==> flow/design.v <==
module axi_master_write #(
    parameter AXI_ID_WD   = 2,
    parameter AXI_DATA_WD = 32,
    parameter AXI_ADDR_WD = 32,
    parameter AXI_STRB_WD = 4
)(
    input                      M_AXI_ACLK,
    input                      M_AXI_ARESETN,    
    input                      w_cmd_valid,
    input  [AXI_ADDR_WD-1 : 0] w_cmd_addr,
    input  [AXI_ID_WD-1   : 0] w_cmd_id,
    input  [1 : 0]             w_cmd_burst,
    input  [2 : 0]             w_cmd_size,
    input  [AXI_ADDR_WD-1 : 0] w_cmd_len,
    output                     w_cmd_ready,
    output                     w_cmd_abort,
    output [AXI_ADDR_WD-1 : 0] M_AXI_AWADDR,
    output [AXI_ID_WD-1   : 0] M_AXI_AWID,
    output [1 : 0]             M_AXI_AWBURST,
    output [2 : 0]             M_AXI_AWSIZE,
    output [7 : 0]             M_AXI_AWLEN,
    output                     M_AXI_AWVALID,
    input                      M_AXI_AWREADY,
    output [AXI_DATA_WD-1 : 0] M_AXI_WDATA,
    output                     M_AXI_WLAST,
    output [AXI_STRB_WD-1 : 0] M_AXI_WSTRB,
    output                     M_AXI_WVALID,
    input                      M_AXI_WREADY,
    input  [AXI_ID_WD-1   : 0] M_AXI_BID,
    input  [1 : 0]             M_AXI_BRESP,
    input                      M_AXI_BVALID,
    output                     M_AXI_BREADY
);
localparam IW = AXI_ID_WD,
           DW = AXI_DATA_WD,
           AW = AXI_ADDR_WD,
           SW = AXI_STRB_WD;
localparam FIXED     = 2'b00,
           INCREMENT = 2'b01,
           WRAP      = 2'b10;
localparam ADDRLSB           = $clog2(DW) - 3;
localparam T_LGMAXBURST      = $clog2((4096 << 3) / DW);
localparam LGMAXBURST        = (T_LGMAXBURST < 8) ? T_LGMAXBURST : 8;
localparam LGMAX_FIXED_BURST = (T_LGMAXBURST < 4) ? T_LGMAXBURST : 4;
localparam AWT               = AW - ADDRLSB;
reg w_busy;
reg w_complete_combo;
reg pre_start;
reg start_burst_combo;
reg phantom_start;
reg [AW-1  : 0] awaddr;
reg [IW-1  : 0] awid;
reg [AWT-1 : 0] awlent;
reg [1 : 0]     awburst;
reg [2 : 0]     awsize;
reg aw_incr_burst;
reg aw_full_incr_burst;
reg aw_full_fixed_burst;
reg aw_needs_alignment;
reg            axi_awvalid;
reg [IW-1 : 0] axi_awid;
reg [AW-1 : 0] axi_awaddr;
reg [1 : 0]    axi_awburst;
reg [7 : 0]    axi_awlen;
reg [2 : 0]    axi_awsize;
reg [DW-1 : 0] axi_wdata;
reg [SW-1 : 0] axi_wstrb;
reg            axi_wlast;
reg            axi_wvalid;
reg            axi_bready;
reg [AWT-1 : 0] aw_requests_remaining;
reg [AWT-1 : 0] aw_next_remaining_combo;
reg aw_next_full_incr_burst_remaining_combo;
reg aw_none_incr_burst_remaining;
reg aw_none_incr_burst_remaining_combo;
reg aw_next_full_fixed_burst_remaining_combo;
reg aw_none_fixed_burst_remaining;
reg aw_none_fixed_burst_remaining_combo;
reg [LGMAXBURST-1 : 0] addr_align_combo;
reg [LGMAXBURST   : 0] initial_burst_len_combo;
reg [LGMAXBURST   : 0] wr_max_burst;
reg [LGMAXBURST   : 0] wr_beats_cnt;
reg axi_abort_pending;
wire w_fire     = w_cmd_valid   && w_cmd_ready;
wire awfire     = M_AXI_AWVALID && M_AXI_AWREADY;
wire wfire      = M_AXI_WVALID  && M_AXI_WREADY;
wire bfire      = M_AXI_BVALID  && M_AXI_BREADY;
wire last_wfire = M_AXI_WLAST   && wfire;
wire aw_pending = M_AXI_AWVALID && !M_AXI_AWREADY;
wire w_pending  = M_AXI_WVALID  && !M_AXI_WREADY;
always @(posedge M_AXI_ACLK) begin
    if (!M_AXI_ARESETN) begin
        w_busy <= 1'b0;
    end
    else if (w_fire) begin
        w_busy <= 1'b1;
    end
    else if (w_complete_combo) begin
        w_busy <= 1'b0;
    end
end
always @(posedge M_AXI_ACLK) begin
    if (!w_busy) begin
        pre_start <= 1'b1;
    end
    else begin
        pre_start <= 1'b0;
    end
end
always @(*) begin
    start_burst_combo = !(aw_incr_burst ? aw_none_incr_burst_remaining : aw_none_fixed_burst_remaining);
    if (!w_busy || axi_abort_pending) begin
        start_burst_combo = 1'b0;
    end
    if (axi_awvalid || pre_start) begin
        start_burst_combo = 1'b0;
    end
    if (M_AXI_WVALID && !(M_AXI_WLAST && M_AXI_WREADY)) begin
        start_burst_combo = 1'b0;
    end
end
always @(posedge M_AXI_ACLK) begin
    if (!w_busy) begin
        phantom_start <= 1'b0;
    end
    else begin
        phantom_start <= start_burst_combo;
    end
end
always @(posedge M_AXI_ACLK) begin
    if (!M_AXI_ARESETN) begin
        axi_awvalid <= 1'b0;
    end
    else if (!aw_pending) begin
        axi_awvalid <= start_burst_combo;
    end
end
always @(*) begin
    if (!w_busy) begin
        w_complete_combo = 1'b0;
    end
    else begin
        w_complete_combo = last_wfire && (aw_incr_burst ? aw_none_incr_burst_remaining : aw_none_fixed_burst_remaining);
        if (axi_abort_pending && !axi_wvalid && !axi_awvalid) begin
            w_complete_combo = 1'b1;
        end
    end
end
always @(posedge M_AXI_ACLK) begin
    if (!w_busy) begin
        axi_abort_pending <= 1'b0;
    end
    else if (bfire && M_AXI_BRESP[1]) begin
        axi_abort_pending <= 1'b1;
    end
end
always @(posedge M_AXI_ACLK) begin
    if (!M_AXI_ARESETN) begin
        awburst <= INCREMENT;
        awsize  <= 'b0;
        awlent  <= 'b0;
        awid    <= 'b0;
        awaddr  <= 'b0;
        aw_incr_burst       <= 1'b1;
        aw_full_incr_burst  <= 1'b0;
        aw_full_fixed_burst <= 1'b0; 
    end
    else if (!w_busy) begin 
        awburst <= w_cmd_burst;
        awsize  <= w_cmd_size;
        awlent  <= w_cmd_len[AW-1 : ADDRLSB];
        awid    <= w_cmd_id;
        awaddr  <= w_cmd_addr;
        aw_incr_burst       <= (w_cmd_burst == INCREMENT);
        aw_full_incr_burst  <= |w_cmd_len[AW-1 : (ADDRLSB+LGMAXBURST)];
        aw_full_fixed_burst <= |w_cmd_len[AW-1 : (ADDRLSB+LGMAX_FIXED_BURST)];
    end
end
always @(posedge M_AXI_ACLK) begin
    if (!aw_pending) begin
        axi_awburst <= awburst;
        axi_awid    <= awid;
        axi_awsize  <= awsize;
    end
end
wire [LGMAXBURST : 0] aw_align_sum = {1'b0, w_cmd_addr[(ADDRLSB+LGMAXBURST-1) : ADDRLSB]} + {1'b0, w_cmd_len[(ADDRLSB+LGMAXBURST-1) : ADDRLSB]};
always @(posedge M_AXI_ACLK) begin
    if (!w_busy) begin
        aw_needs_alignment <= 1'b0;
        if (|w_cmd_addr[(ADDRLSB+LGMAXBURST-1) : ADDRLSB]) begin
            if (|w_cmd_len[AW-1 : (LGMAXBURST+ADDRLSB)]) begin
                aw_needs_alignment <= 1'b1;
            end
            else if (aw_align_sum[LGMAXBURST]) begin
                aw_needs_alignment <= 1'b1;
            end
        end
    end
end
always @(*) begin
    addr_align_combo        = 1'b1 + (~awaddr[(ADDRLSB+LGMAXBURST-1) : ADDRLSB]);
    initial_burst_len_combo = (1 << LGMAXBURST);
    if (!aw_incr_burst) begin
        initial_burst_len_combo = (1 << LGMAX_FIXED_BURST);
        if (!aw_full_fixed_burst) begin
            initial_burst_len_combo = {1'b0, awlent[LGMAXBURST-1 : 0]};
        end
    end
    else if (aw_needs_alignment) begin
        initial_burst_len_combo = {1'b0, addr_align_combo};
    end
    else if (!aw_full_incr_burst) begin
        initial_burst_len_combo = {1'b0, awlent[LGMAXBURST-1 : 0]};
    end
end
always @(posedge M_AXI_ACLK) begin
    if (pre_start) begin
        wr_max_burst <= initial_burst_len_combo;
    end
    else if (phantom_start) begin
        if (aw_incr_burst) begin
            if (!aw_next_full_incr_burst_remaining_combo) begin
                wr_max_burst <= {1'b0, aw_next_remaining_combo[7 : 0]};
            end
            else begin
                wr_max_burst <= (1 << LGMAXBURST);
            end
        end
        else begin
            if (!aw_next_full_fixed_burst_remaining_combo) begin
                wr_max_burst <= {4'b0, aw_next_remaining_combo[3 : 0]};
            end
            else begin
                wr_max_burst <= (1 << LGMAX_FIXED_BURST);
            end
        end
    end
end
always @(posedge M_AXI_ACLK) begin
    if (!aw_pending) begin
        axi_awlen <= wr_max_burst - 1'b1;
    end
end
always @(posedge M_AXI_ACLK) begin
    if (pre_start) begin
        aw_requests_remaining         <= awlent;
        aw_none_incr_burst_remaining  <= 1'b0;
        aw_none_fixed_burst_remaining <= 1'b0;
    end
    else if (phantom_start) begin
        aw_requests_remaining         <= aw_next_remaining_combo;
        aw_none_incr_burst_remaining  <= aw_none_incr_burst_remaining_combo;
        aw_none_fixed_burst_remaining <= aw_none_fixed_burst_remaining_combo;
    end
    else if (axi_abort_pending) begin
        aw_requests_remaining         <= 'b0;
        aw_none_incr_burst_remaining  <= 1'b1;
        aw_none_fixed_burst_remaining <= 1'b1;
    end
end
always @(*) begin
    aw_next_remaining_combo                  = aw_requests_remaining - ({(LGMAXBURST+1){phantom_start}} & wr_max_burst);
    aw_next_full_incr_burst_remaining_combo  = |aw_next_remaining_combo[AWT-1 : LGMAXBURST];
    aw_next_full_fixed_burst_remaining_combo = |aw_next_remaining_combo[AWT-1 : LGMAX_FIXED_BURST];
    aw_none_incr_burst_remaining_combo       = !aw_next_full_incr_burst_remaining_combo && !(|aw_next_remaining_combo[LGMAXBURST-1 : 0]);
    aw_none_fixed_burst_remaining_combo      = !aw_next_full_fixed_burst_remaining_combo && !(|aw_next_remaining_combo[LGMAX_FIXED_BURST-1 : 0]);
end
always @(posedge M_AXI_ACLK) begin
    if (!w_busy) begin
        axi_awaddr <= w_cmd_addr;
    end
    else if (awfire) begin
        axi_awaddr[ADDRLSB-1 : 0] <= 'b0;
        if (aw_incr_burst) begin
            axi_awaddr[AW-1 : ADDRLSB] <=axi_awaddr[AW-1 : ADDRLSB] + axi_awlen + 1'b1;
        end
    end
end
always @(posedge M_AXI_ACLK) begin
    if (!M_AXI_ARESETN) begin
        axi_wvalid <= 1'b0;
    end
    else if (!w_pending) begin
        if (last_wfire) begin
            axi_wvalid <= 1'b0;
        end
        if (start_burst_combo) begin
            axi_wvalid <= 1'b1;
        end
    end
end
always @(posedge M_AXI_ACLK) begin
    if (!M_AXI_ARESETN) begin
        wr_beats_cnt  <= 'b0;
    end
    else begin
        case ({phantom_start,  wfire})
            2'b00: begin end
            2'b01: begin
                wr_beats_cnt  <= wr_beats_cnt - 1'b1;
            end
            2'b10: begin
                wr_beats_cnt  <= wr_beats_cnt + wr_max_burst;
            end
            2'b11: begin
                wr_beats_cnt  <= wr_beats_cnt + M_AXI_AWLEN;
            end
        endcase
    end
end
always @(posedge M_AXI_ACLK) begin
    if (!M_AXI_ARESETN) begin
        axi_wdata <= 'b0;
    end
    else if (wfire) begin
        axi_wdata <= axi_wdata + 1'b1;
        if (M_AXI_WLAST) begin
            axi_wdata <= 'b0;
        end
    end
end
always @(posedge M_AXI_ACLK) begin
    if (!w_busy) begin
        axi_wlast <= (awlent == 'b1);
    end
    else if (!w_pending) begin
        if (start_burst_combo) begin
            axi_wlast <= (wr_max_burst == 'b1);
        end
        else if (phantom_start) begin
            axi_wlast <= (M_AXI_AWLEN == 'b1);
        end
        else begin
            axi_wlast <= (wr_beats_cnt == 2);
        end
    end
end
always @(posedge M_AXI_ACLK) begin
    if (!w_pending) begin
        axi_wstrb <= axi_abort_pending ? 'b0 : {SW{1'b1}};
    end
end 
always @(posedge M_AXI_ACLK) begin
    if (!M_AXI_ARESETN) begin
        axi_bready <= 1'b0;
    end 
    else if (last_wfire) begin
        axi_bready <= 1'b1;
    end
    else if (bfire) begin
        axi_bready <= 1'b0;
    end
end
assign w_cmd_ready   = !w_busy && !axi_abort_pending;
assign w_cmd_abort   = axi_abort_pending;
assign M_AXI_AWVALID = axi_awvalid;
assign M_AXI_AWADDR  = axi_awaddr;
assign M_AXI_AWID    = axi_awid;
assign M_AXI_AWBURST = axi_awburst;
assign M_AXI_AWSIZE  = axi_awsize;
assign M_AXI_AWLEN   = axi_awlen;
assign M_AXI_WVALID  = axi_wvalid;
assign M_AXI_WDATA   = axi_wdata;
assign M_AXI_WSTRB   = axi_wstrb;
assign M_AXI_WLAST   = axi_wlast;
assign M_AXI_BREADY  = axi_bready;
endmodule
module axi_master_read #(
    parameter AXI_ID_WD   = 2,
    parameter AXI_DATA_WD = 32,
    parameter AXI_ADDR_WD = 32,
    parameter AXI_STRB_WD = 4
)(
    input                      M_AXI_ACLK,
    input                      M_AXI_ARESETN,    
    input                      r_cmd_valid,
    input  [AXI_ADDR_WD-1 : 0] r_cmd_addr,
    input  [AXI_ID_WD-1   : 0] r_cmd_id,
    input  [1 : 0]             r_cmd_burst,
    input  [2 : 0]             r_cmd_size,
    input  [AXI_ADDR_WD-1 : 0] r_cmd_len,
    output                     r_cmd_ready,
    output                     r_cmd_abort,
    output [AXI_ADDR_WD-1 : 0] M_AXI_ARADDR,
    output [AXI_ID_WD-1   : 0] M_AXI_ARID,
    output [1 : 0]             M_AXI_ARBURST,
    output [2 : 0]             M_AXI_ARSIZE,
    output [7 : 0]             M_AXI_ARLEN,
    output                     M_AXI_ARVALID,
    input                      M_AXI_ARREADY,
    input  [AXI_DATA_WD-1 : 0] M_AXI_RDATA,
    input                      M_AXI_RLAST,
    input  [AXI_ID_WD-1   : 0] M_AXI_RID,
    input  [1 : 0]             M_AXI_RRESP,
    input                      M_AXI_RVALID,
    output                     M_AXI_RREADY
);
localparam IW = AXI_ID_WD,
           DW = AXI_DATA_WD,
           AW = AXI_ADDR_WD,
           SW = AXI_STRB_WD;
localparam FIXED     = 2'b00,
           INCREMENT = 2'b01,
           WRAP      = 2'b10;
localparam ADDRLSB           = $clog2(DW) - 3;
localparam T_LGMAXBURST      = $clog2((4096 << 3) / DW);
localparam LGMAXBURST        = (T_LGMAXBURST < 8) ? T_LGMAXBURST : 8;
localparam LGMAX_FIXED_BURST = (T_LGMAXBURST < 4) ? T_LGMAXBURST : 4;
localparam AWT               = AW - ADDRLSB;
reg r_busy;
reg r_complete_combo;
reg pre_start;
reg start_burst_combo;
reg phantom_start;
reg [AW-1  : 0] araddr;
reg [IW-1  : 0] arid;
reg [AWT-1 : 0] arlent;
reg [1 : 0]     arburst;
reg [2 : 0]     arsize;
reg ar_incr_burst;
reg ar_full_incr_burst;
reg ar_full_fixed_burst;
reg ar_needs_alignment;
reg            axi_arvalid;
reg [IW-1 : 0] axi_arid;
reg [AW-1 : 0] axi_araddr;
reg [1 : 0]    axi_arburst;
reg [7 : 0]    axi_arlen;
reg [2 : 0]    axi_arsize;
reg            axi_rready;
reg [AWT-1 : 0] ar_requests_remaining;
reg [AWT-1 : 0] ar_next_remaining_combo;
reg ar_next_full_incr_burst_remaining_combo;
reg ar_none_incr_burst_remaining;
reg ar_none_incr_burst_remaining_combo;
reg ar_next_full_fixed_burst_remaining_combo;
reg ar_none_fixed_burst_remaining;
reg ar_none_fixed_burst_remaining_combo;
reg [LGMAXBURST-1 : 0] addr_align_combo;
reg [LGMAXBURST   : 0] initial_burst_len_combo;
reg [LGMAXBURST   : 0] rd_max_burst;
reg [9 : 0] ar_burst_outstanding;
reg         ar_last_outstanding;
reg axi_abort_pending;
wire r_fire     = r_cmd_valid   && r_cmd_ready;
wire arfire     = M_AXI_ARVALID && M_AXI_ARREADY;
wire rfire      = M_AXI_RVALID  && M_AXI_RREADY;
wire last_rfire = M_AXI_RLAST   && rfire;
wire ar_pending = M_AXI_ARVALID && !M_AXI_ARREADY;
always @(posedge M_AXI_ACLK) begin
    if (!M_AXI_ARESETN) begin
        r_busy <= 1'b0;
    end
    else if (r_fire) begin
        r_busy <= 1'b1;
    end
    else if (r_complete_combo) begin
        r_busy <= 1'b0;
    end
end
always @(posedge M_AXI_ACLK) begin
    if (!r_busy) begin
        pre_start <= 1'b1;
    end
    else begin
        pre_start <= 1'b0;
    end
end
always @(*) begin
    start_burst_combo = !(ar_incr_burst ? ar_none_incr_burst_remaining : ar_none_fixed_burst_remaining);
    if (!r_busy || axi_abort_pending) begin
        start_burst_combo = 1'b0;
    end
    if (axi_arvalid || pre_start) begin
        start_burst_combo = 1'b0;
    end
end
always @(posedge M_AXI_ACLK) begin
    if (!r_busy) begin
        phantom_start <= 1'b0;
    end
    else begin
        phantom_start <= start_burst_combo;
    end
end
always @(posedge M_AXI_ACLK) begin
    if (!M_AXI_ARESETN) begin
        axi_arvalid <= 1'b0;
    end
    else if (!ar_pending) begin
        axi_arvalid <= start_burst_combo;
    end
end
always @(*) begin
    if (!r_busy) begin
        r_complete_combo = 1'b0;
    end
    else begin
        r_complete_combo = !pre_start && !phantom_start
                        && (ar_incr_burst ? ar_none_incr_burst_remaining : ar_none_fixed_burst_remaining)
                        && ((ar_burst_outstanding == 'b0) || (last_rfire && ar_last_outstanding));
    end
end
always @(posedge M_AXI_ACLK) begin
    if (!M_AXI_ARESETN) begin
        ar_burst_outstanding <= 'b0;
        ar_last_outstanding  <= 1'b0;
    end
    else begin
        if (phantom_start && !last_rfire) begin
            ar_burst_outstanding <= ar_burst_outstanding + 1'b1;
            ar_last_outstanding  <= (ar_burst_outstanding == 1'b0);
        end
        if (last_rfire && !phantom_start) begin
            ar_burst_outstanding <= ar_burst_outstanding - 1'b1;
            ar_last_outstanding  <= (ar_burst_outstanding == 'd2);
        end
    end
end
always @(posedge M_AXI_ACLK) begin
    if (!r_busy) begin
        axi_abort_pending <= 1'b0;
    end
    else if (rfire && M_AXI_RRESP[1]) begin
        axi_abort_pending <= 1'b1;
    end
end
always @(posedge M_AXI_ACLK) begin
    if (!M_AXI_ARESETN) begin
        arburst <= INCREMENT;
        arsize  <= 'b0;
        arlent  <= 'b0;
        arid    <= 'b0;
        araddr  <= 'b0;
        ar_incr_burst       <= 1'b1;
        ar_full_incr_burst  <= 1'b0;
        ar_full_fixed_burst <= 1'b0; 
    end
    else if (!r_busy) begin 
        arburst <= r_cmd_burst;
        arsize  <= r_cmd_size;
        arlent  <= r_cmd_len[AW-1 : ADDRLSB];
        arid    <= r_cmd_id;
        araddr  <= r_cmd_addr;
        ar_incr_burst       <= (r_cmd_burst == INCREMENT);
        ar_full_incr_burst  <= |r_cmd_len[AW-1 : (ADDRLSB+LGMAXBURST)];
        ar_full_fixed_burst <= |r_cmd_len[AW-1 : (ADDRLSB+LGMAX_FIXED_BURST)];
    end
end
always @(posedge M_AXI_ACLK) begin
    if (!ar_pending) begin
        axi_arburst <= arburst;
        axi_arid    <= arid;
        axi_arsize  <= arsize;
    end
end
wire [LGMAXBURST : 0] ar_align_sum = {1'b0, r_cmd_addr[(ADDRLSB+LGMAXBURST-1) : ADDRLSB]} + {1'b0, r_cmd_len[(ADDRLSB+LGMAXBURST-1) : ADDRLSB]};
always @(posedge M_AXI_ACLK) begin
    if (!r_busy) begin
        ar_needs_alignment <= 1'b0;
        if (|r_cmd_addr[(ADDRLSB+LGMAXBURST-1) : ADDRLSB]) begin
            if (|r_cmd_len[AW-1 : (LGMAXBURST+ADDRLSB)]) begin
                ar_needs_alignment <= 1'b1;
            end
            else if (ar_align_sum[LGMAXBURST]) begin
                ar_needs_alignment <= 1'b1;
            end
        end
    end
end
always @(*) begin
    addr_align_combo        = 1'b1 + (~araddr[(ADDRLSB+LGMAXBURST-1) : ADDRLSB]);
    initial_burst_len_combo = (1 << LGMAXBURST);
    if (!ar_incr_burst) begin
        initial_burst_len_combo = (1 << LGMAX_FIXED_BURST);
        if (!ar_full_fixed_burst) begin
            initial_burst_len_combo = {1'b0, arlent[LGMAXBURST-1 : 0]};
        end
    end
    else if (ar_needs_alignment) begin
        initial_burst_len_combo = {1'b0, addr_align_combo};
    end
    else if (!ar_full_incr_burst) begin
        initial_burst_len_combo = {1'b0, arlent[LGMAXBURST-1 : 0]};
    end
end
always @(posedge M_AXI_ACLK) begin
    if (pre_start) begin
        rd_max_burst <= initial_burst_len_combo;
    end
    else if (phantom_start) begin
        if (ar_incr_burst) begin
            if (!ar_next_full_incr_burst_remaining_combo) begin
                rd_max_burst <= {1'b0, ar_next_remaining_combo[7 : 0]};
            end
            else begin
                rd_max_burst <= (1 << LGMAXBURST);
            end
        end
        else begin
            if (!ar_next_full_fixed_burst_remaining_combo) begin
                rd_max_burst <= {4'b0, ar_next_remaining_combo[3 : 0]};
            end
            else begin
                rd_max_burst <= (1 << LGMAX_FIXED_BURST);
            end
        end
    end
end
always @(posedge M_AXI_ACLK) begin
    if (!ar_pending) begin
        axi_arlen <= rd_max_burst - 1'b1;
    end
end
always @(posedge M_AXI_ACLK) begin
    if (pre_start) begin
        ar_requests_remaining         <= arlent;
        ar_none_incr_burst_remaining  <= 1'b0;
        ar_none_fixed_burst_remaining <= 1'b0;
    end
    else if (phantom_start) begin
        ar_requests_remaining         <= ar_next_remaining_combo;
        ar_none_incr_burst_remaining  <= ar_none_incr_burst_remaining_combo;
        ar_none_fixed_burst_remaining <= ar_none_fixed_burst_remaining_combo;
    end
    else if (axi_abort_pending) begin
        ar_requests_remaining         <= 'b0;
        ar_none_incr_burst_remaining  <= 1'b1;
        ar_none_fixed_burst_remaining <= 1'b1;
    end
end
always @(*) begin
    ar_next_remaining_combo                  = ar_requests_remaining - ({(LGMAXBURST+1){phantom_start}} & rd_max_burst);
    ar_next_full_incr_burst_remaining_combo  = |ar_next_remaining_combo[AWT-1 : LGMAXBURST];
    ar_next_full_fixed_burst_remaining_combo = |ar_next_remaining_combo[AWT-1 : LGMAX_FIXED_BURST];
    ar_none_incr_burst_remaining_combo       = !ar_next_full_incr_burst_remaining_combo && !(|ar_next_remaining_combo[LGMAXBURST-1 : 0]);
    ar_none_fixed_burst_remaining_combo      = !ar_next_full_fixed_burst_remaining_combo && !(|ar_next_remaining_combo[LGMAX_FIXED_BURST-1 : 0]);
end
always @(posedge M_AXI_ACLK) begin
    if (!r_busy) begin
        axi_araddr <= r_cmd_addr;
    end
    else if (arfire) begin
        axi_araddr[ADDRLSB-1 : 0] <= 'b0;
        if (ar_incr_burst) begin
            axi_araddr[AW-1 : ADDRLSB] <=axi_araddr[AW-1 : ADDRLSB] + axi_arlen + 1'b1;
        end
    end
end
always @(posedge M_AXI_ACLK) begin
    if (!M_AXI_ARESETN) begin
        axi_rready <= 1'b0;
    end 
    else if (arfire) begin
        axi_rready <= 1'b1;
    end
    else if (r_complete_combo) begin
        axi_rready <= 1'b0;
    end
end
assign r_cmd_ready   = !r_busy && !axi_abort_pending;
assign r_cmd_abort   = axi_abort_pending;
assign M_AXI_ARVALID = axi_arvalid;
assign M_AXI_ARADDR  = axi_araddr;
assign M_AXI_ARID    = axi_arid;
assign M_AXI_ARBURST = axi_arburst;
assign M_AXI_ARSIZE  = axi_arsize;
assign M_AXI_ARLEN   = axi_arlen;
assign M_AXI_RREADY  = axi_rready;
endmodule
module DMAC #(
    parameter AXI_ID_WD   = 2,
    parameter AXI_DATA_WD = 32,
    parameter AXI_ADDR_WD = 32,
    parameter AXI_STRB_WD = 4
)(
    input                      AXI_ACLK,
    input                      AXI_ARESETN,    
    input                      cmd_valid,
    input  [AXI_ADDR_WD-1 : 0] cmd_addr,
    input  [AXI_ID_WD-1   : 0] cmd_id,
    input  [1 : 0]             cmd_burst,
    input  [2 : 0]             cmd_size,
    input  [AXI_ADDR_WD-1 : 0] cmd_len,
    output                     cmd_ready,
    output                     cmd_abort,
    output [AXI_ADDR_WD-1 : 0] AXI_AWADDR,
    output [AXI_ID_WD-1   : 0] AXI_AWID,
    output [1 : 0]             AXI_AWBURST,
    output [2 : 0]             AXI_AWSIZE,
    output [7 : 0]             AXI_AWLEN,
    output                     AXI_AWVALID,
    input                      AXI_AWREADY,
    output [AXI_DATA_WD-1 : 0] AXI_WDATA,
    output [AXI_STRB_WD-1 : 0] AXI_WSTRB,
    output                     AXI_WLAST,
    output                     AXI_WVALID,
    input                      AXI_WREADY,
    input  [AXI_ID_WD-1   : 0] AXI_BID,
    input  [1 : 0]             AXI_BRESP,
    input                      AXI_BVALID,
    output                     AXI_BREADY,
    output [AXI_ADDR_WD-1 : 0] AXI_ARADDR,
    output [AXI_ID_WD-1   : 0] AXI_ARID,
    output [1 : 0]             AXI_ARBURST,
    output [2 : 0]             AXI_ARSIZE,
    output [7 : 0]             AXI_ARLEN,
    output                     AXI_ARVALID,
    input                      AXI_ARREADY,
    input  [AXI_DATA_WD-1 : 0] AXI_RDATA,
    input                      AXI_RLAST,
    input  [AXI_ID_WD-1   : 0] AXI_RID,
    input  [1 : 0]             AXI_RRESP,
    input                      AXI_RVALID,
    output                     AXI_RREADY
);
wire w_cmd_ready, r_cmd_ready;
wire w_cmd_abort, r_cmd_abort;
assign cmd_ready = w_cmd_ready && r_cmd_ready;
assign cmd_abort = w_cmd_abort || r_cmd_abort;
wire cmd_valid_both = cmd_valid && cmd_ready;
axi_master_write #(
    .AXI_ID_WD(AXI_ID_WD),
    .AXI_DATA_WD(AXI_DATA_WD),
    .AXI_ADDR_WD(AXI_ADDR_WD),
    .AXI_STRB_WD(AXI_STRB_WD)
) axi_master_write(
    .M_AXI_ACLK(AXI_ACLK),
    .M_AXI_ARESETN(AXI_ARESETN),    
    .w_cmd_valid(cmd_valid_both),
    .w_cmd_addr(cmd_addr),
    .w_cmd_id(cmd_id),
    .w_cmd_burst(cmd_burst),
    .w_cmd_size(cmd_size),
    .w_cmd_len(cmd_len),
    .w_cmd_ready(w_cmd_ready),
    .w_cmd_abort(w_cmd_abort),
    .M_AXI_AWADDR(AXI_AWADDR),
    .M_AXI_AWID(AXI_AWID),
    .M_AXI_AWBURST(AXI_AWBURST),
    .M_AXI_AWSIZE(AXI_AWSIZE),
    .M_AXI_AWLEN(AXI_AWLEN),
    .M_AXI_AWVALID(AXI_AWVALID),
    .M_AXI_AWREADY(AXI_AWREADY),
    .M_AXI_WDATA(AXI_WDATA),
    .M_AXI_WLAST(AXI_WLAST),
    .M_AXI_WSTRB(AXI_WSTRB),
    .M_AXI_WVALID(AXI_WVALID),
    .M_AXI_WREADY(AXI_WREADY),
    .M_AXI_BID(AXI_BID),
    .M_AXI_BRESP(AXI_BRESP),
    .M_AXI_BVALID(AXI_BVALID),
    .M_AXI_BREADY(AXI_BREADY)
);
axi_master_read #(
    .AXI_ID_WD(AXI_ID_WD),
    .AXI_DATA_WD(AXI_DATA_WD),
    .AXI_ADDR_WD(AXI_ADDR_WD),
    .AXI_STRB_WD(AXI_STRB_WD)
) axi_master_read(
    .M_AXI_ACLK(AXI_ACLK),
    .M_AXI_ARESETN(AXI_ARESETN),    
    .r_cmd_valid(cmd_valid_both),
    .r_cmd_addr(cmd_addr),
    .r_cmd_id(cmd_id),
    .r_cmd_burst(cmd_burst),
    .r_cmd_size(cmd_size),
    .r_cmd_len(cmd_len),
    .r_cmd_ready(r_cmd_ready),
    .r_cmd_abort(r_cmd_abort),
    .M_AXI_ARADDR(AXI_ARADDR),
    .M_AXI_ARID(AXI_ARID),
    .M_AXI_ARBURST(AXI_ARBURST),
    .M_AXI_ARSIZE(AXI_ARSIZE),
    .M_AXI_ARLEN(AXI_ARLEN),
    .M_AXI_ARVALID(AXI_ARVALID),
    .M_AXI_ARREADY(AXI_ARREADY),
    .M_AXI_RDATA(AXI_RDATA),
    .M_AXI_RLAST(AXI_RLAST),
    .M_AXI_RVALID(AXI_RVALID),
    .M_AXI_RREADY(AXI_RREADY),
    .M_AXI_RID(AXI_RID),
    .M_AXI_RRESP(AXI_RRESP)
);
endmodule
# Reports on DMAC

What the tools print for DMAC, step after step.
Lines are those of the file above, counted from 1.
Operators: Yosys type, input widths -> output width; for muxes data width and select width s.
Cell names lack the library's common part.
A cell with n/a has no value.

Top module: DMAC
Clock port: AXI_ACLK
Library: sky130hd
Library corner: tt_025C_1v80

# Word level

Yosys after proc, flatten, opt, wreduce and memory -nomap, before mapping. Memory bits, and registers merged into a memory's read port (data or address), are not among the register bits. Print and check cells are not counted. Equal cells are merged and count once.

Flip-flop bits (word level): 348
Input bits: 120
Output and inout bits: 138
Elaborated cells: 258

$add $sub $neg: 17
Equal/unequal tests: 14
Multiplexer cells: 75
Bitwise logic cells: 5
Reductions and logical operators: 90

Operators by type and width:

| kind                  | number |
| $mux 30               | 12 |
| $mux 9                | 14 |
| $reduce_or 26->1      | 3 |
| $reduce_or 22->1      | 3 |
| $add 30x1->30 const B | 2 |
| $sub 30x30->30        | 2 |
| $add 30x8->30         | 2 |
| $mux 1                | 36 |
| $logic_and 1x1->1     | 33 |
| $add 32x1->32 const B | 1 |
| $mux 32               | 1 |
| $eq 30x1->1 const B   | 1 |
| $pmux 9 s3            | 1 |
| $reduce_or 8->1       | 3 |
| $logic_not 1->1       | 23 |
| $reduce_bool 2->1     | 10 |
| $mux 10               | 2 |
| $and 9x9->9           | 2 |
| $add 1x8->8 const A   | 2 |
| $sub 8x1->8 const B   | 2 |
| $not 8->8             | 2 |
| $mux 8                | 2 |
| $add 10x1->10 const B | 1 |
| $sub 10x1->10 const B | 1 |
| $eq 10x2->1 const B   | 1 |
| $logic_not 10->1      | 1 |
| $ne 2x2->1 const B    | 5 |
| $mux 5                | 2 |

Other operator kinds: 16; their cells: 31.

# Longest topological paths

Yosys ltp: most cells in a row. Word level: on the elaborated netlist, between registers, memories and ports. Mapped: between sequential cells and ports; inverters and the memories' decode and read muxes count.

Depth in word-level cells: 8
ABC_AREA: 0
Gate-level depth with buffers: 16
Gate-level depth less buffers: 14

# After synthesis

Source: synth_stat.txt of the flow (Yosys; design flattened, memories mapped). It holds for the ABC_AREA given above (unset counts as 0); a run with the other value may have another netlist.

Mapped cells: 1865
Cell area after synthesis: 0.0181587 mm^2
Sequential part of the area: 0.0085882 mm^2
Mapped flip-flops: 341
Buffers: 75

Cell types:

| type     | number | area in all (um^2) |
| edfxtp_1 | 176    | 5.29E+03 |
| dfxtp_1  | 165    | 3.3E+03 |
| mux2i_1  | 86     | 860.826 |
| ha_1     | 64     | 800.768 |
| nand2_1  | 207    | 776.995 |
| xnor2_1  | 84     | 735.706 |
| xor2_1   | 83     | 726.947 |
| nor2b_1  | 100    | 625.6 |
| nor2_1   | 142    | 533.011 |
| o21ai_0  | 102    | 510.49 |
| a21oi_1  | 91     | 455.437 |
| nand3_1  | 51     | 255.245 |
| inv_1    | 61     | 228.97 |
| a21boi_0 | 30     | 225.216 |
| clkbuf_1 | 60     | 225.216 |
| nor4_1   | 33     | 206.448 |
| nor3_1   | 38     | 190.182 |
| and2_1   | 25     | 156.4 |

Other cell types: 53; their cells: 267.
By module: a second synthesis without flattening, with its own total; a netlist apart from the flattened one above.

Cells (unflattened synthesis): 2026
Area (unflattened synthesis): 0.0193035 mm^2

Rows give one instance, submodules left out.

By module:

| module           | instances | cells | area (mm^2) | seq. area (mm^2) |
| axi_master_write | 1         | 1105  | 0.0103987   | 0.0046344 |
| axi_master_read  | 1         | 918   | 0.008886    | 0.0039538 |
| DMAC             | 1         | 3     | 0.0000188   | 0 |

# Worst setup path after synthesis

OpenSTA on the mapped netlist: ideal clock, no wires. The path of least setup slack (recovery checks aside). Input and output delay are each 20% of the period. Register names are those of the netlist, which keeps one name where synthesis merged equal registers.

Path kind: input -> register
From: in AXI_WREADY
To: reg axi_master_write.wr_beats_cnt[8]
Period: 6.5 ns
Input delay: 1.300 ns
Library setup time: 0.115 ns
Time at the first pin: 1.300 ns
Data arrival time: 4.313 ns
Required time: 6.385 ns
Path slack: 2.072 ns
Path delay: 3.128 ns
Stages: 15
Buffers on the path: 2
Period reached after synthesis: 4.428 ns

"path delay" = arrival - input delay + setup time.
"stages": output pins that drive a net of the path, with the launching flip-flop's if there is one; two outputs of one cell count as two.
"period reached after synthesis" is the clock period less the worst setup slack; recovery checks do not enter. This is arithmetic on one report: input and output delays are still those of the set period (20% each).
Between the ends stands the longest chain of elaborated cells between them, by number of cells; it is not shown to be the way that was timed. Of several equally long chains one is given.
Each line given opens the expression or statement behind the cell; cells for indexed reads and writes are added by Yosys, which also makes memories of some case tables.
A register here has more assigning lines than the two given.

Path through: and2_1 -> clkbuf_1 -> clkbuf_1 -> o211ai_1 -> ha_1 -> fa_1 -> a21o_1 -> a21oi_1 -> nor2b_1 -> o21a_1 -> o41ai_1 -> a211oi_1 -> a311oi_1 -> xnor2_1 -> and2_1
Length of the longest elaborated chain: 3
Elaborated cells between the ends (all ways): 6
Source lines of those cells: 2
Classes of those cells: 3 x eq/ne; 1 x mux; 2 x reduce/logical

Ends and longest elaborated chain, after synthesis:

| what              | line | source |
| from (decl)       | 698  | `input                      AXI_WREADY,` |
| $logic_and 1x1->1 | 86   | `wire wfire      = M_AXI_WVALID  && M_AXI_WREADY;` |
| $eq 2x2->1        | 297  | `case ({phantom_start,  wfire})` |
| $pmux 9 s3        | 297  |  |
| to (assign)       | 300  | `wr_beats_cnt  <= wr_beats_cnt - 1'b1;` |
| to (assign)       | 303  | `wr_beats_cnt  <= wr_beats_cnt + wr_max_burst;` |
| to (decl)         | 82   | `reg [LGMAXBURST   : 0] wr_beats_cnt;` |

# Path in the finished layout

Path of least setup slack in the final report of run A (OpenROAD, finished layout, wires in). Where an end is a register, its clock arrival counts in the times.

Path kind: register -> register
From: reg axi_master_write.phantom_start
To: reg axi_master_write.wr_max_burst[8]
Period: 3.66 ns
Library setup time: 0.24 ns
Time at the first pin: 0.58 ns
Data arrival time: 3.86 ns
Required time: 3.99 ns
Path slack: 0.13 ns
Stages: 15
Buffers on the path: 3

Between the ends stands the longest chain of elaborated cells between them, by number of cells; it is not shown to be the way that was timed. Of several equally long chains one is given.
A register here has more assigning lines than the two given.
The path ends at the data pin of a flip-flop with enable; ways to the enable are not counted.

Path through: dfxtp_4 -> buf_12 -> nand2_1 -> ha_1 -> a21oi_2 -> nand2_1 -> o211ai_1 -> o21ai_2 -> buf_6 -> o41ai_4 -> o2111ai_2 -> a2111oi_4 -> buf_6 -> o22ai_1 -> and2_1
Length of the longest elaborated chain: 7
Elaborated cells between the ends (all ways): 7
Source lines of those cells: 6
Classes of those cells: 1 x add/sub; 4 x mux; 1 x logic; 1 x reduce/logical

Ends and longest elaborated chain, after layout:

| what             | line | source |
| from (decl)      | 50   | `reg phantom_start;` |
| from (assign)    | 124  | `phantom_start <= 1'b0;` |
| from (assign)    | 127  | `phantom_start <= start_burst_combo;` |
| $and 9x9->9      | 262  | `aw_next_remaining_combo                  = aw_requests_remaining - ({(LGMAXBURST+1){phantom_start}} & wr_max_b ...` |
| $sub 30x30->30   | 262  |  |
| $reduce_or 22->1 | 263  | `aw_next_full_incr_burst_remaining_combo  = \|aw_next_remaining_combo[AWT-1 : LGMAXBURST];` |
| $mux 9           | 222  | `if (!aw_next_full_incr_burst_remaining_combo) begin` |
| $mux 9           | 221  | `if (aw_incr_burst) begin` |
| $mux 9           | 220  | `else if (phantom_start) begin` |
| $mux 9           | 217  | `if (pre_start) begin` |
| to (assign)      | 218  | `wr_max_burst <= initial_burst_len_combo;` |
| to (assign)      | 223  | `wr_max_burst <= {1'b0, aw_next_remaining_combo[7 : 0]};` |
| to (decl)        | 81   | `reg [LGMAXBURST   : 0] wr_max_burst;` |

==> runs of DMAC <==
2 stored runs of DMAC in the flow (synthesis by Yosys, layout by OpenROAD, sky130hd cells), in arbitrary order. Constraints: input delay and output delay 20% of the set period each, output load 0.01 pF.
"worst setup path time": the worst setup path's part of the clock period (all of it between registers, 20% less for each end at a port) less its slack. A launch clock that arrives late makes it longer, a capture clock that arrives late makes it shorter.
"power consumption" is the tool's figure for a default switching activity; nothing was simulated.

## Run A

==> flow/run.sh <==
#!/bin/bash
# the make line also repeats the synthesis and layout settings of config.mk as NAME=value (left out here)
make -C /OpenROAD-flow-scripts/flow DESIGN_CONFIG=/design/flow/config.mk WORK_HOME=/design/flow/orfs CLKGATE_MAP_FILE= finish
==> flow/config.mk <==
export PLATFORM = sky130hd
export DESIGN_NAME = DMAC
export DESIGN_NICKNAME = DMAC
export VERILOG_FILES = /design/flow/design.v
export SDC_FILE = /design/flow/constraint.sdc
export NUM_CORES = 4
export LEC_CHECK = 0
export ABC_AREA = 0
export CAP_MARGIN = 5
export CELL_PAD_IN_SITES_DETAIL_PLACEMENT = 1
export CELL_PAD_IN_SITES_GLOBAL_PLACEMENT = 1
export CORE_MARGIN = 10
export CORE_UTILIZATION = 26
export CTS_CLUSTER_DIAMETER = 97
export CTS_CLUSTER_SIZE = 58
export GPL_ROUTABILITY_DRIVEN = 0
export MAX_ROUTING_LAYER = met4
export MIN_ROUTING_LAYER = met1
export PLACE_DENSITY_LB_ADDON = 0.15
export SLEW_MARGIN = 20
export TNS_END_PERCENT = 80
==> flow/constraint.sdc <==
create_clock -name core_clock -period 3.66 [get_ports {AXI_ACLK}]
set_input_delay 0.7320 -clock core_clock [delete_from_list [all_inputs] [get_ports {AXI_ACLK}]]
set_output_delay 0.7320 -clock core_clock [all_outputs]
set_load 0.01 [all_outputs]

| result of run A | value |
|---|---|
| Yosys chip area after synthesis | 0.0181587 mm^2 |
| total die area | 0.0808123 mm^2 |
| utilization after routing | 33.3 % |
| worst setup slack after layout | 0.133 ns |
| total negative slack | 0.000 ns |
| worst hold slack | 0.438 ns |
| power consumption | 0.01178 W |
| worst setup path time | 3.53 ns |
| critical path type | register -> register |

## Run B

==> flow/run.sh <==
#!/bin/bash
# the make line also repeats the synthesis and layout settings of config.mk as NAME=value (left out here)
make -C /OpenROAD-flow-scripts/flow DESIGN_CONFIG=/design/flow/config.mk WORK_HOME=/design/flow/orfs CLKGATE_MAP_FILE= finish
==> flow/config.mk <==
export PLATFORM = sky130hd
export DESIGN_NAME = DMAC
export DESIGN_NICKNAME = DMAC
export VERILOG_FILES = /design/flow/design.v
export SDC_FILE = /design/flow/constraint.sdc
export NUM_CORES = 4
export LEC_CHECK = 0
export CAP_MARGIN = 20
export CELL_PAD_IN_SITES_DETAIL_PLACEMENT = 2
export CELL_PAD_IN_SITES_GLOBAL_PLACEMENT = 3
export CORE_MARGIN = 7
export CORE_UTILIZATION = 32
export CTS_CLUSTER_SIZE = 88
export HOLD_SLACK_MARGIN = 0.16
export MAX_ROUTING_LAYER = met5
export PLACE_DENSITY_LB_ADDON = 0.08
export SETUP_SLACK_MARGIN = 0.34
export SLEW_MARGIN = 20
==> flow/constraint.sdc <==
create_clock -name core_clock -period 5.05 [get_ports {AXI_ACLK}]
set_input_delay 1.0100 -clock core_clock [delete_from_list [all_inputs] [get_ports {AXI_ACLK}]]
set_output_delay 1.0100 -clock core_clock [all_outputs]
set_load 0.01 [all_outputs]

| result of run B | value |
|---|---|
| Yosys chip area after synthesis | 0.0181587 mm^2 |
| total die area | 0.0636124 mm^2 |
| utilization after routing | 40.2 % |
| worst setup slack after layout | 0.709 ns |
| total negative slack | 0.000 ns |
| worst hold slack | 0.432 ns |
| power consumption | 0.00939 W |
| worst setup path time | 4.34 ns |
| critical path type | register -> register |
